==> flow/design.v <==
module LASER (
input CLK,
input RST,
input [3:0] X,
input [3:0] Y,
output reg [3:0] C1X,
output reg [3:0] C1Y,
output reg [3:0] C2X,
output reg [3:0] C2Y,
output reg DONE);
parameter LFSR_WIDTH = 10;
parameter [LFSR_WIDTH-1:0] threshold = 10'd150;
reg [LFSR_WIDTH-1:0] q;  
wire feedback;  
assign feedback = q[9] ^ q[6];
always @(posedge CLK) begin
    if (RST)
        q <= 10'h1;  
    else
        q <= {q[LFSR_WIDTH-2:0], feedback};  
end
wire [3:0] step;
assign step = (q[5])? 4'b0001: 4'b0010;   
reg [1:0] current_state;
reg [1:0] next_state;
parameter  INIT = 0;
parameter READ = 1;
parameter WALK = 2;
parameter OUTPUT = 3;
reg [5:0] cover_prev;  
reg [5:0] cover_current;  
reg [5:0] cover_max;  
reg [5:0] cnt;  
reg [3:0] corX [39:0];  
reg [3:0] corY [39:0];
reg [3:0] x1, y1, x2, y2;  
reg [3:0] tmpX1, tmpY1, tmpX2, tmpY2; 
reg [3:0] dx1, dy1, dx2, dy2;
reg [19:0] round;  
parameter MAX_ROUND = 20'd2000;
parameter [5:0] LAST = 6'd41;  
always @(posedge CLK) begin
  if (current_state == INIT) begin
    corX[cnt] <= X;
    corY[cnt] <= Y;
  end
  if (current_state == READ || next_state == READ) begin
    corX[cnt] <= X;
    corY[cnt] <= Y;
  end
end
always @(*) begin
  if (cnt == 6'd0 || cnt == LAST || next_state == READ || RST) begin
    dx1 = 4'd0; dy1 = 4'd0;
    dx2 = 4'd0; dy2 = 4'd0;
  end
  else if (next_state == WALK) begin
    dx1 = (tmpX1 > corX[cnt-6'd1])? tmpX1 - corX[cnt-6'd1] : corX[cnt-6'd1] - tmpX1;
    dy1 = (tmpY1 > corY[cnt-6'd1])? tmpY1 - corY[cnt-6'd1] : corY[cnt-6'd1] - tmpY1;
    dx2 = (tmpX2 > corX[cnt-6'd1])? tmpX2 - corX[cnt-6'd1] : corX[cnt-6'd1] - tmpX2;
    dy2 = (tmpY2 > corY[cnt-6'd1])? tmpY2 - corY[cnt-6'd1] : corY[cnt-6'd1] - tmpY2;
  end
  else begin
    dx1 = 4'd0; dy1 = 4'd0;
    dx2 = 4'd0; dy2 = 4'd0;
  end
end
always @(posedge CLK) begin
  if (RST)
    current_state <= INIT;
  else
    current_state <= next_state;
end
always @(*) begin
  case (current_state)
    INIT:
      next_state = (RST)? INIT: READ;
    READ:
      next_state = (cnt == 6'd39)? WALK: READ;
    WALK:  
      next_state = (round == MAX_ROUND)? OUTPUT: WALK;
    OUTPUT:
      next_state = INIT;
    default:
      next_state = INIT;
  endcase
end
always @(posedge CLK) begin
  if (RST)
    round <= 0;
  else if (current_state == OUTPUT)
    round <= 0;
  else if (current_state == WALK) begin
    if (cnt == LAST)
      round <= round + 1;
  end
end
always @(posedge CLK) begin
  if (RST) begin
    tmpX2 <= 4'd7; 
  end
  else if (current_state == OUTPUT) begin
    tmpX2 <= 4'd7;
  end
  else if (current_state == WALK && cnt == 6'd0) begin  
    if (q[5]) tmpX2 <= (x2+step < 16)? x2+step : 15; 
    else      tmpX2 <= (x2 > step) ? x2-step : 0;  
  end
end
always @(posedge CLK) begin
  if (RST) begin
    tmpY2 <= 4'd7;
  end
  else if (current_state == OUTPUT) begin
    tmpY2 <= 4'd7;
  end
  else if (current_state == WALK && cnt == 6'd0) begin  
    if (q[9]) tmpY2 <= (y2+step < 16)? y2+step : 15;
    else      tmpY2 <= (y2 > step)? y2-step : 0;  
  end
end
always @(posedge CLK) begin
  if (RST) begin
    tmpX1 <= 4'd7;
  end
  else if (current_state == OUTPUT) begin
    tmpX1 <= 4'd7;
  end
  else if (current_state == WALK && cnt == 6'd0) begin  
    if (q[0]) tmpX1 <= (x1+step < 16)? x1+step : 15;  
    else      tmpX1 <= (x1 > step)? x1-step : 0; 
  end
end
always @(posedge CLK) begin
  if (RST) begin
    tmpY1 <= 4'd7;
  end
  else if (current_state == OUTPUT) begin
    tmpY1 <= 4'd7;
  end
  else if (current_state == WALK && cnt == 6'd0) begin  
    if (q[3]) tmpY1 <= (y1+step < 16)? y1+step : 15; 
    else      tmpY1 <= (y1 > step)? y1-step : 0;  
  end
end
always @(posedge CLK) begin
  if (RST) begin
    x1 <= 4'd0; y1 <= 4'd0;
    x2 <= 4'd8; y2 <= 4'd8;
  end
  else if (current_state == OUTPUT) begin
    x1 <= 4'd0; y1 <= 4'd0;
    x2 <= 4'd8; y2 <= 4'd8;
  end
  else if (current_state == WALK) begin
    if (cnt == LAST) begin
      if(cover_current > cover_prev) begin
        x1 <= tmpX1; y1 <= tmpY1;
        x2 <= tmpX2; y2 <= tmpY2;
      end
      else begin  
        if (q < threshold) begin  
          x1 <= tmpX1; y1 <= tmpY1;
          x2 <= tmpX2; y2 <= tmpY2;
        end
      end
    end
  end
end
always @(posedge CLK) begin
  if (RST)
    cover_prev <= 6'd0;
  else if (current_state == OUTPUT)
    cover_prev <= 6'd0;
  else if (current_state == WALK) begin
    if(cnt == LAST) begin  
      if(cover_current > cover_prev)
        cover_prev <= cover_current;
      else begin  
        if (q < threshold)   
          cover_prev <= cover_current;
      end
    end
  end
end
always @(posedge CLK) begin
  if(RST)
    cover_current <= 6'd0;
  else if(next_state == OUTPUT)   
    cover_current <= 6'd0;
  else if(current_state == WALK) begin
    if(cnt > 0) begin
      if (cnt == LAST)
        cover_current <= 6'd0;
      else begin
        cover_current <= cover_current +
        ((dx1 + dy1 <= 4) || (dx1 == 3 && dy1 == 2) || (dx1 == 2 && dy1 == 3) ||
         (dx2 + dy2 <= 4) || (dx2 == 3 && dy2 == 2) || (dx2 == 2 && dy2 == 3));        
      end
    end
    else 
      cover_current <= 6'd0;
  end
  else
    cover_current <= 6'd0;
end
always @(posedge CLK) begin
  if(RST)
    cover_max <= 6'd0;
  else if(current_state == WALK) begin
    if(cnt == LAST) begin  
      if(cover_current > cover_max)
        cover_max <= cover_current;
    end
  end
  else if(current_state == OUTPUT)
    cover_max <= 0;
  else
    cover_max <= 0;
end
always @(posedge CLK) begin
  if (RST)
    cnt <= 0;
  else if (current_state == OUTPUT || next_state == OUTPUT)
    cnt <= 0;
  else if (next_state == READ)  
    cnt <= cnt + 1;
  else if (current_state == WALK) begin
      cnt <= (cnt == LAST)? 0: cnt+1;
  end
  else
    cnt <= 0;
end
always @(posedge CLK) begin
  if (RST) begin
    C1X <= 4'd7; C1Y <= 4'd7;
    C2X <= 4'd7; C2Y <= 4'd7;
  end
  else if (current_state == WALK) begin
    if(cnt == LAST) begin
      if(cover_current > cover_max) begin
        C1X <= tmpX1; C1Y <= tmpY1;
        C2X <= tmpX2; C2Y <= tmpY2;
      end
    end
  end
end
always @(posedge CLK) begin
  if(RST)
    DONE <= 1'b0;
  else if (next_state == OUTPUT)
    DONE <= 1'b1;
  else
    DONE <= 1'b0;
end
endmodule
Reports on LASER
Each step is given for the RTL above and for the edited RTL.
Lines under "before" count in the file above, lines under "after" in the edited file.
"diff": "after" minus "before" as printed here.
{ "setup": {"top": "LASER", "clock_port": "CLK", "cell_library": "sky130hd", "pvt_corner": "tt_025C_1v80"} }

Diff
Unified diff, file above to edited file.
This change comes from a script, not from a designer. The edited design behaves differently; no optimisation was intended.
begin of diff
@@ -117,5 +117,5 @@
   else if (current_state == WALK && cnt == 6'd0) begin  
     if (q[9]) tmpY2 <= (y2+step < 16)? y2+step : 15;
-    else      tmpY2 <= (y2 > step)? y2-step : 0;  
+    else      tmpY2 <= (y2 > step)? y2^step : 0;  
   end
 end
end of diff

After elaboration
Source: Yosys, flattened and elaborated, memories not mapped. Widths are those after wreduce. Registers that Yosys merges into a memory's read port (data or address) are not register bits. Print and check cells do not count.
Yosys's memory passes give these memory sizes; they may raise the number of words (mostly to a power of two), join words into wider ones and drop unused or constant bits.
{ "word_totals": {"columns": ["element", "before", "after", "diff"], "rows": [
  ["memories", 2, 2, 0],
  ["ff_bits", 105, 105, 0],
  ["input_bits", 10, 10, 0],
  ["word_cells", 161, 161, 0],
  ["ramBits", 320, 320, 0],
  ["output_inout_bits", 17, 17, 0]
]} }
{ "op_classes": {"columns": ["element", "before", "after", "diff"], "rows": [
  ["n_eq", 17, 17, 0],
  ["cmp", 18, 18, 0],
  ["add_sub_neg", 22, 21, -1],
  ["reduce_and_logical", 26, 26, 0],
  ["bitwise", 5, 6, 1],
  ["muxes", 51, 51, 0]
]} }
{ "mem_list": {"columns": ["element", "before", "after"], "rows": [
  ["mem_shapes", "corX 40 x 4 bit 1R1W; corY 40 x 4 bit 1R1W", "corX 40 x 4 bit 1R1W; corY 40 x 4 bit 1R1W"]
]} }
{ "ops": {"columns": ["cell", "before", "after", "diff"], "rows": [
  ["4-bit by 2-bit subtractor with 4-bit output", 4, 3, -1],
  ["4-bit by 2-bit bitwise XOR with 4-bit output", 0, 1, 1],
  ["4-bit two-way mux", 38, 38, 0],
  ["1-bit logical OR", 10, 10, 0],
  ["4-bit by 2-bit equality test with 1-bit output (second input constant)", 8, 8, 0],
  ["4-bit subtractor", 8, 8, 0],
  ["1-bit logical AND", 5, 5, 0],
  ["1-bit two-way mux", 5, 5, 0],
  ["6-bit two-way mux", 5, 5, 0],
  ["4-bit by 2-bit adder with 5-bit output", 4, 4, 0],
  ["2-bit equality test (second input constant)", 4, 4, 0],
  ["4-bit by 2-bit > comparator with 1-bit output", 4, 4, 0],
  ["4-bit > comparator", 4, 4, 0],
  ["5-bit < comparator (second input constant)", 4, 4, 0],
  ["2-bit OR reduction", 3, 3, 0],
  ["4-bit by 4-bit adder with 5-bit output", 2, 2, 0],
  ["2-bit by 1-bit equality test with 1-bit output (second input constant)", 2, 2, 0],
  ["6-bit equality test (second input constant)", 2, 2, 0],
  ["6-bit > comparator", 2, 2, 0],
  ["5-bit by 3-bit less-or-equal comparator with 1-bit output (second input constant)", 2, 2, 0],
  ["2-bit two-way mux", 2, 2, 0],
  ["1-bit inverter", 2, 2, 0],
  ["1-bit bitwise OR", 2, 2, 0],
  ["2-bit AND reduction", 2, 2, 0],
  ["3-bit AND reduction", 2, 2, 0],
  ["20-bit by 1-bit adder with 20-bit output (second input constant)", 1, 1, 0],
  ["6-bit by 1-bit adder with 6-bit output", 1, 1, 0],
  ["6-bit by 1-bit adder with 6-bit output (second input constant)", 1, 1, 0]
]} }
The list need not be complete.

Depth
Depth = most cells in a row (Yosys ltp): at word level without a register or memory, in the mapped netlist without a sequential cell, where the memories' decode and read muxes count.
{ "depth": {"columns": ["element", "before", "after", "diff"], "rows": [
  ["ltp_word", 15, 15, 0],
  ["abc_area", "0", "0", null],
  ["depth_mapped", 32, 33, 1],
  ["mapped_depth_nobuf", 27, 26, -1]
]} }

Mapped cells and area
Yosys stat after the flow's synthesis: flattened, memories mapped to cells. It holds for the ABC_AREA given above (unset counts as 0); a run with the other value may have another netlist.
{ "by_type": {"columns": ["type", "before", "after", "diff"], "rows": [
  ["sky130_fd_sc_hd__mux2i_1", 18, 64, 46],
  ["sky130_fd_sc_hd__o21ai_0", 52, 32, -20],
  ["sky130_fd_sc_hd__nand3_1", 49, 31, -18],
  ["sky130_fd_sc_hd__nor2_1", 144, 159, 15],
  ["sky130_fd_sc_hd__o211ai_1", 28, 13, -15],
  ["sky130_fd_sc_hd__a21oi_1", 57, 45, -12],
  ["sky130_fd_sc_hd__buf_2", 19, 8, -11],
  ["sky130_fd_sc_hd__a211o_1", 4, 14, 10],
  ["sky130_fd_sc_hd__nand2_1", 54, 46, -8],
  ["sky130_fd_sc_hd__or3_1", 10, 2, -8],
  ["sky130_fd_sc_hd__inv_1", 60, 67, 7],
  ["sky130_fd_sc_hd__nor3_1", 16, 9, -7],
  ["sky130_fd_sc_hd__a221oi_1", 7, 0, -7],
  ["sky130_fd_sc_hd__a21o_1", 3, 9, 6],
  ["sky130_fd_sc_hd__nand4_1", 9, 4, -5],
  ["sky130_fd_sc_hd__and3_1", 7, 12, 5],
  ["sky130_fd_sc_hd__mux2_2", 3, 8, 5],
  ["sky130_fd_sc_hd__xor2_1", 23, 19, -4]
]} }
The list need not be complete.
{ "synth_totals": {"columns": ["element", "before", "after", "diff"], "rows": [
  ["seqArea_um2", 11751.3, 11751.3, 0.0],
  ["flip_flops", 427, 427, 0],
  ["area_um2", 19401.1, 19256.0, -145.1],
  ["buffers", 67, 54, -13],
  ["mapped_cells", 1374, 1328, -46]
]} }

Worst setup path after synthesis
OpenSTA on the mapped netlist: ideal clock, no wires. The path of least setup slack (recovery checks aside). Input and output delay are each 20% of the period. Register names are those of the netlist, which keeps one name where synthesis merged equal registers.
{ "synth_timing": {"columns": ["element", "before", "after", "diff"], "rows": [
  ["kind", "register -> register", "register -> register", null],
  ["start", "reg cnt[0]", "reg cnt[0]", null],
  ["end", "reg cover_current[4]", "reg cover_current[4]", null],
  ["path_delay_ns", 6.521, 7.003, 0.482],
  ["period_ns", 6.0, 6.0, 0.0],
  ["path_buffers", 6, 5, -1],
  ["setup_slack_ns", -0.520, -1.002, -0.482],
  ["required_time_ns", 5.879, 5.879, 0.000],
  ["arrival_ns", 6.400, 6.882, 0.482],
  ["launch_ns", 0.000, 0.000, 0.000],
  ["setup_ns", 0.121, 0.121, 0.000],
  ["stages", 32, 32, 0],
  ["period_less_setup_slack_ns", 6.52, 7.002, 0.482]
]} }
"path_delay_ns" is the arrival time less input delay plus setup time.
"stages": output pins that drive a net of the path, with the launching flip-flop's if there is one; two outputs of one cell count as two.
"period_less_setup_slack_ns" is the clock period less the worst setup slack; recovery checks do not enter. This is arithmetic on one report: input and output delays are still those of the set period (20% each).
Between the ends stands the longest chain of elaborated cells between them, by number of cells; it is not shown to be the way that was timed. Of several equally long chains one is given.
Each line given opens the expression or statement behind the cell; cells for indexed reads and writes are added by Yosys, which also makes memories of some case tables.
At most two assigning lines are given for a register; there are more.
{ "synth_via_before": {"path_cell_list": "sky130_fd_sc_hd__dfxtp_1 sky130_fd_sc_hd__buf_2 sky130_fd_sc_hd__buf_6 sky130_fd_sc_hd__buf_6 sky130_fd_sc_hd__buf_2 sky130_fd_sc_hd__inv_1 sky130_fd_sc_hd__ha_1 sky130_fd_sc_hd__buf_2 sky130_fd_sc_hd__clkbuf_1 sky130_fd_sc_hd__mux4_2 sky130_fd_sc_hd__mux4_2 sky130_fd_sc_hd__nor2_1 sky130_fd_sc_hd__nor3_1 sky130_fd_sc_hd__ha_1 sky130_fd_sc_hd__fa_1 sky130_fd_sc_hd__nand2b_1 sky130_fd_sc_hd__a221oi_1 sky130_fd_sc_hd__mux2i_1 sky130_fd_sc_hd__nor2b_1 sky130_fd_sc_hd__inv_1 sky130_fd_sc_hd__fa_1 sky130_fd_sc_hd__xor2_1 sky130_fd_sc_hd__a21oi_1 sky130_fd_sc_hd__nor3_1 sky130_fd_sc_hd__a32o_1 sky130_fd_sc_hd__a41oi_1 sky130_fd_sc_hd__o41ai_2 sky130_fd_sc_hd__ha_1 sky130_fd_sc_hd__ha_1 sky130_fd_sc_hd__nand3_1 sky130_fd_sc_hd__xor2_1 sky130_fd_sc_hd__nor2_1", "elab_chain_len": 15, "cone_cells": 63, "classes_between": "12 x add/sub; 7 x compare; 13 x eq/ne; 14 x mux; 1 x logic; 14 x reduce/logical; 2 x memory"} }
{ "synth_rtl_before": {"columns": ["element", "line", "text"], "rows": [
  ["from (decl)", 33, "reg [5:0] cnt;"],
  ["from (assign)", 227, "cnt <= cnt + 1;"],
  ["from (assign)", 229, "cnt <= (cnt == LAST)? 0: cnt+1;"],
  ["6-bit equality test", 79, "next_state = (cnt == 6'd39)? WALK: READ;"],
  ["2-bit two-way mux", 79, null],
  ["2-bit case mux with 4-bit select", 75, "case (current_state)"],
  ["2-bit by 1-bit equality test with 1-bit output", 53, "if (cnt == 6'd0 || cnt == LAST || next_state == READ || RST) begin"],
  ["1-bit logical OR x2", 53, null],
  ["4-bit two-way mux", 53, null],
  ["4-bit by 4-bit adder with 5-bit output", 197, "((dx1 + dy1 <= 4) || (dx1 == 3 && dy1 == 2) || (dx1 == 2 && dy1 == 3) ||"],
  ["5-bit by 3-bit less-or-equal comparator with 1-bit output", 197, null],
  ["1-bit logical OR x5", 197, null],
  ["6-bit by 1-bit adder with 6-bit output", 196, "cover_current <= cover_current +"],
  ["to (assign)", 194, "cover_current <= 6'd0;"],
  ["to (assign)", 196, null],
  ["to (decl)", 31, "reg [5:0] cover_current;"]
]} }
{ "synth_via_after": {"path_cell_list": "sky130_fd_sc_hd__dfxtp_1 sky130_fd_sc_hd__clkbuf_1 sky130_fd_sc_hd__buf_2 sky130_fd_sc_hd__buf_2 sky130_fd_sc_hd__buf_2 sky130_fd_sc_hd__inv_1 sky130_fd_sc_hd__ha_1 sky130_fd_sc_hd__xnor2_1 sky130_fd_sc_hd__clkbuf_1 sky130_fd_sc_hd__mux4_2 sky130_fd_sc_hd__mux2i_1 sky130_fd_sc_hd__mux2i_1 sky130_fd_sc_hd__ha_1 sky130_fd_sc_hd__fa_1 sky130_fd_sc_hd__inv_1 sky130_fd_sc_hd__a21o_1 sky130_fd_sc_hd__a21oi_1 sky130_fd_sc_hd__a41oi_1 sky130_fd_sc_hd__mux2i_1 sky130_fd_sc_hd__nor2b_1 sky130_fd_sc_hd__inv_1 sky130_fd_sc_hd__fa_1 sky130_fd_sc_hd__and2_1 sky130_fd_sc_hd__a31oi_1 sky130_fd_sc_hd__o41ai_1 sky130_fd_sc_hd__a41oi_1 sky130_fd_sc_hd__o41ai_2 sky130_fd_sc_hd__ha_1 sky130_fd_sc_hd__ha_1 sky130_fd_sc_hd__nand3_1 sky130_fd_sc_hd__xor2_1 sky130_fd_sc_hd__nor2_1", "elab_chain_len": 15, "cone_cells": 63, "classes_between": "12 x add/sub; 7 x compare; 13 x eq/ne; 14 x mux; 1 x logic; 14 x reduce/logical; 2 x memory"} }
{ "synth_rtl_after": {"columns": ["element", "line", "text"], "rows": [
  ["from (decl)", 33, "reg [5:0] cnt;"],
  ["from (assign)", 227, "cnt <= cnt + 1;"],
  ["from (assign)", 229, "cnt <= (cnt == LAST)? 0: cnt+1;"],
  ["6-bit equality test", 79, "next_state = (cnt == 6'd39)? WALK: READ;"],
  ["2-bit two-way mux", 79, null],
  ["2-bit case mux with 4-bit select", 75, "case (current_state)"],
  ["2-bit by 1-bit equality test with 1-bit output", 53, "if (cnt == 6'd0 || cnt == LAST || next_state == READ || RST) begin"],
  ["1-bit logical OR x2", 53, null],
  ["4-bit two-way mux", 53, null],
  ["4-bit by 4-bit adder with 5-bit output", 197, "((dx1 + dy1 <= 4) || (dx1 == 3 && dy1 == 2) || (dx1 == 2 && dy1 == 3) ||"],
  ["5-bit by 3-bit less-or-equal comparator with 1-bit output", 197, null],
  ["1-bit logical OR x5", 197, null],
  ["6-bit by 1-bit adder with 6-bit output", 196, "cover_current <= cover_current +"],
  ["to (assign)", 194, "cover_current <= 6'd0;"],
  ["to (assign)", 196, null],
  ["to (decl)", 31, "reg [5:0] cover_current;"]
]} }

Path in the finished layout
Path of least setup slack in the final report of the runs of pair A (OpenROAD, finished layout, wires in). Where an end is a register, its clock arrival counts in the times.
{ "layout_timing": {"columns": ["element", "before", "after", "diff"], "rows": [
  ["kind", "register -> register", "register -> register", null],
  ["start", "reg cnt[0]", "reg cnt[0]", null],
  ["end", "reg cover_current[4]", "reg cover_current[4]", null],
  ["path_buffers", 3, 2, -1],
  ["required_time_ns", 6.47, 6.46, -0.01],
  ["setup_slack_ns", 0.22, 0.21, -0.01],
  ["period_ns", 6.0, 6.0, 0.0],
  ["stages", 26, 28, 2],
  ["arrival_ns", 6.24, 6.25, 0.01],
  ["setup_ns", 0.11, 0.11, 0.00],
  ["launch_ns", 0.57, 0.57, 0.00]
]} }
Between the ends stands the longest chain of elaborated cells between them, by number of cells; it is not shown to be the way that was timed. Of several equally long chains one is given.
At most two assigning lines are given for a register; there are more.
{ "layout_via_before": {"path_cell_list": "sky130_fd_sc_hd__dfxtp_4 sky130_fd_sc_hd__inv_1 sky130_fd_sc_hd__ha_4 sky130_fd_sc_hd__buf_4 sky130_fd_sc_hd__clkbuf_16 sky130_fd_sc_hd__mux4_2 sky130_fd_sc_hd__mux4_2 sky130_fd_sc_hd__nor2_2 sky130_fd_sc_hd__nor3_1 sky130_fd_sc_hd__ha_1 sky130_fd_sc_hd__nor2b_2 sky130_fd_sc_hd__o311a_4 sky130_fd_sc_hd__nor2b_4 sky130_fd_sc_hd__a2111oi_4 sky130_fd_sc_hd__buf_4 sky130_fd_sc_hd__fa_1 sky130_fd_sc_hd__xor2_1 sky130_fd_sc_hd__o21ai_1 sky130_fd_sc_hd__a32o_1 sky130_fd_sc_hd__a41oi_2 sky130_fd_sc_hd__o41ai_2 sky130_fd_sc_hd__ha_1 sky130_fd_sc_hd__ha_1 sky130_fd_sc_hd__nand3_1 sky130_fd_sc_hd__xor2_1 sky130_fd_sc_hd__nor2_1", "elab_chain_len": 15, "cone_cells": 63, "classes_between": "12 x add/sub; 7 x compare; 13 x eq/ne; 14 x mux; 1 x logic; 14 x reduce/logical; 2 x memory"} }
{ "layout_rtl_before": {"columns": ["element", "line", "text"], "rows": [
  ["from (decl)", 33, "reg [5:0] cnt;"],
  ["from (assign)", 227, "cnt <= cnt + 1;"],
  ["from (assign)", 229, "cnt <= (cnt == LAST)? 0: cnt+1;"],
  ["6-bit equality test", 79, "next_state = (cnt == 6'd39)? WALK: READ;"],
  ["2-bit two-way mux", 79, null],
  ["2-bit case mux with 4-bit select", 75, "case (current_state)"],
  ["2-bit by 1-bit equality test with 1-bit output", 53, "if (cnt == 6'd0 || cnt == LAST || next_state == READ || RST) begin"],
  ["1-bit logical OR x2", 53, null],
  ["4-bit two-way mux", 53, null],
  ["4-bit by 4-bit adder with 5-bit output", 197, "((dx1 + dy1 <= 4) || (dx1 == 3 && dy1 == 2) || (dx1 == 2 && dy1 == 3) ||"],
  ["5-bit by 3-bit less-or-equal comparator with 1-bit output", 197, null],
  ["1-bit logical OR x5", 197, null],
  ["6-bit by 1-bit adder with 6-bit output", 196, "cover_current <= cover_current +"],
  ["to (assign)", 194, "cover_current <= 6'd0;"],
  ["to (assign)", 196, null],
  ["to (decl)", 31, "reg [5:0] cover_current;"]
]} }
{ "layout_via_after": {"path_cell_list": "sky130_fd_sc_hd__dfxtp_4 sky130_fd_sc_hd__inv_2 sky130_fd_sc_hd__ha_4 sky130_fd_sc_hd__clkbuf_16 sky130_fd_sc_hd__buf_4 sky130_fd_sc_hd__mux4_2 sky130_fd_sc_hd__mux4_2 sky130_fd_sc_hd__mux2_2 sky130_fd_sc_hd__a21oi_4 sky130_fd_sc_hd__ha_2 sky130_fd_sc_hd__nor2_4 sky130_fd_sc_hd__a21oi_2 sky130_fd_sc_hd__o21ai_0 sky130_fd_sc_hd__mux2_2 sky130_fd_sc_hd__nor2_2 sky130_fd_sc_hd__fa_1 sky130_fd_sc_hd__nor2_1 sky130_fd_sc_hd__nor2_1 sky130_fd_sc_hd__nor3_1 sky130_fd_sc_hd__o311ai_2 sky130_fd_sc_hd__o41ai_2 sky130_fd_sc_hd__a41oi_1 sky130_fd_sc_hd__o41ai_2 sky130_fd_sc_hd__ha_2 sky130_fd_sc_hd__ha_2 sky130_fd_sc_hd__nand3_1 sky130_fd_sc_hd__xor2_1 sky130_fd_sc_hd__nor2_1", "elab_chain_len": 15, "cone_cells": 63, "classes_between": "12 x add/sub; 7 x compare; 13 x eq/ne; 14 x mux; 1 x logic; 14 x reduce/logical; 2 x memory"} }
{ "layout_rtl_after": {"columns": ["element", "line", "text"], "rows": [
  ["from (decl)", 33, "reg [5:0] cnt;"],
  ["from (assign)", 227, "cnt <= cnt + 1;"],
  ["from (assign)", 229, "cnt <= (cnt == LAST)? 0: cnt+1;"],
  ["6-bit equality test", 79, "next_state = (cnt == 6'd39)? WALK: READ;"],
  ["2-bit two-way mux", 79, null],
  ["2-bit case mux with 4-bit select", 75, "case (current_state)"],
  ["2-bit by 1-bit equality test with 1-bit output", 53, "if (cnt == 6'd0 || cnt == LAST || next_state == READ || RST) begin"],
  ["1-bit logical OR x2", 53, null],
  ["4-bit two-way mux", 53, null],
  ["4-bit by 4-bit adder with 5-bit output", 197, "((dx1 + dy1 <= 4) || (dx1 == 3 && dy1 == 2) || (dx1 == 2 && dy1 == 3) ||"],
  ["5-bit by 3-bit less-or-equal comparator with 1-bit output", 197, null],
  ["1-bit logical OR x5", 197, null],
  ["6-bit by 1-bit adder with 6-bit output", 196, "cover_current <= cover_current +"],
  ["to (assign)", 194, "cover_current <= 6'd0;"],
  ["to (assign)", 196, null],
  ["to (decl)", 31, "reg [5:0] cover_current;"]
]} }

Flow runs
Runs of the flow (Yosys, OpenROAD) on both versions; the two runs of a pair have the same settings. The constraints put input and output delay at 20% of the set period each and load the outputs with 0.01 pF.
{ "settings_pair_A": {"period_ns": 6.0, "CAP_MARGIN": 20, "CORE_MARGIN": 2, "CORE_UTILIZATION": 40, "SLEW_MARGIN": 20} }
{ "measured_pair_A": {"columns": ["element", "before", "after", "diff"], "rows": [
  ["setup_ws_ns", 0.222, 0.214, -0.008],
  ["tns_setup_ns", 0.000, 0.000, 0.000],
  ["hold_ws_ns", 0.455, 0.454, -0.001],
  ["power.total_uw", 7057, 7418, 361],
  ["synthesis_area_um2", 19401.1, 19256.0, -145.1],
  ["final_util_pct", 46.9, 47.6, 0.7],
  ["design.die.area_um2", 50281.3, 49912.0, -369.3],
  ["final_stdcell_area_um2", 22457.8, 22698.0, 240.2],
  ["achievedPeriod_ns", 5.778, 5.786, 0.008]
]} }
{ "settings_pair_B": {"ABC_AREA": 1, "CAP_MARGIN": 30, "CORE_MARGIN": 10, "CORE_UTILIZATION": 22, "CTS_CLUSTER_SIZE": 56, "PLACE_DENSITY": 0.92, "SETUP_SLACK_MARGIN": 0.11, "period_ns": 8.0, "SLEW_MARGIN": 20} }
{ "measured_pair_B": {"columns": ["element", "before", "after", "diff"], "rows": [
  ["setup_ws_ns", 1.472, 1.326, -0.146],
  ["tns_setup_ns", 0.000, 0.000, 0.000],
  ["hold_ws_ns", 0.428, 0.415, -0.013],
  ["power.total_uw", 5055, 5015, -40],
  ["synthesis_area_um2", 19972.9, 19866.6, -106.3],
  ["final_util_pct", 25.3, 25.3, 0.0],
  ["design.die.area_um2", 103237.0, 102723.0, -514.0],
  ["final_stdcell_area_um2", 22798.1, 22703.0, -95.1],
  ["achievedPeriod_ns", 6.528, 6.674, 0.146]
]} }
"achievedPeriod_ns": clock period set for the run, less the worst setup slack. It is reckoned from that one timing run; input and output delays stay at 20% of the period that was set.
"power.total_uw" rests on the timing tool's default activity at the inputs, not on a simulated workload.
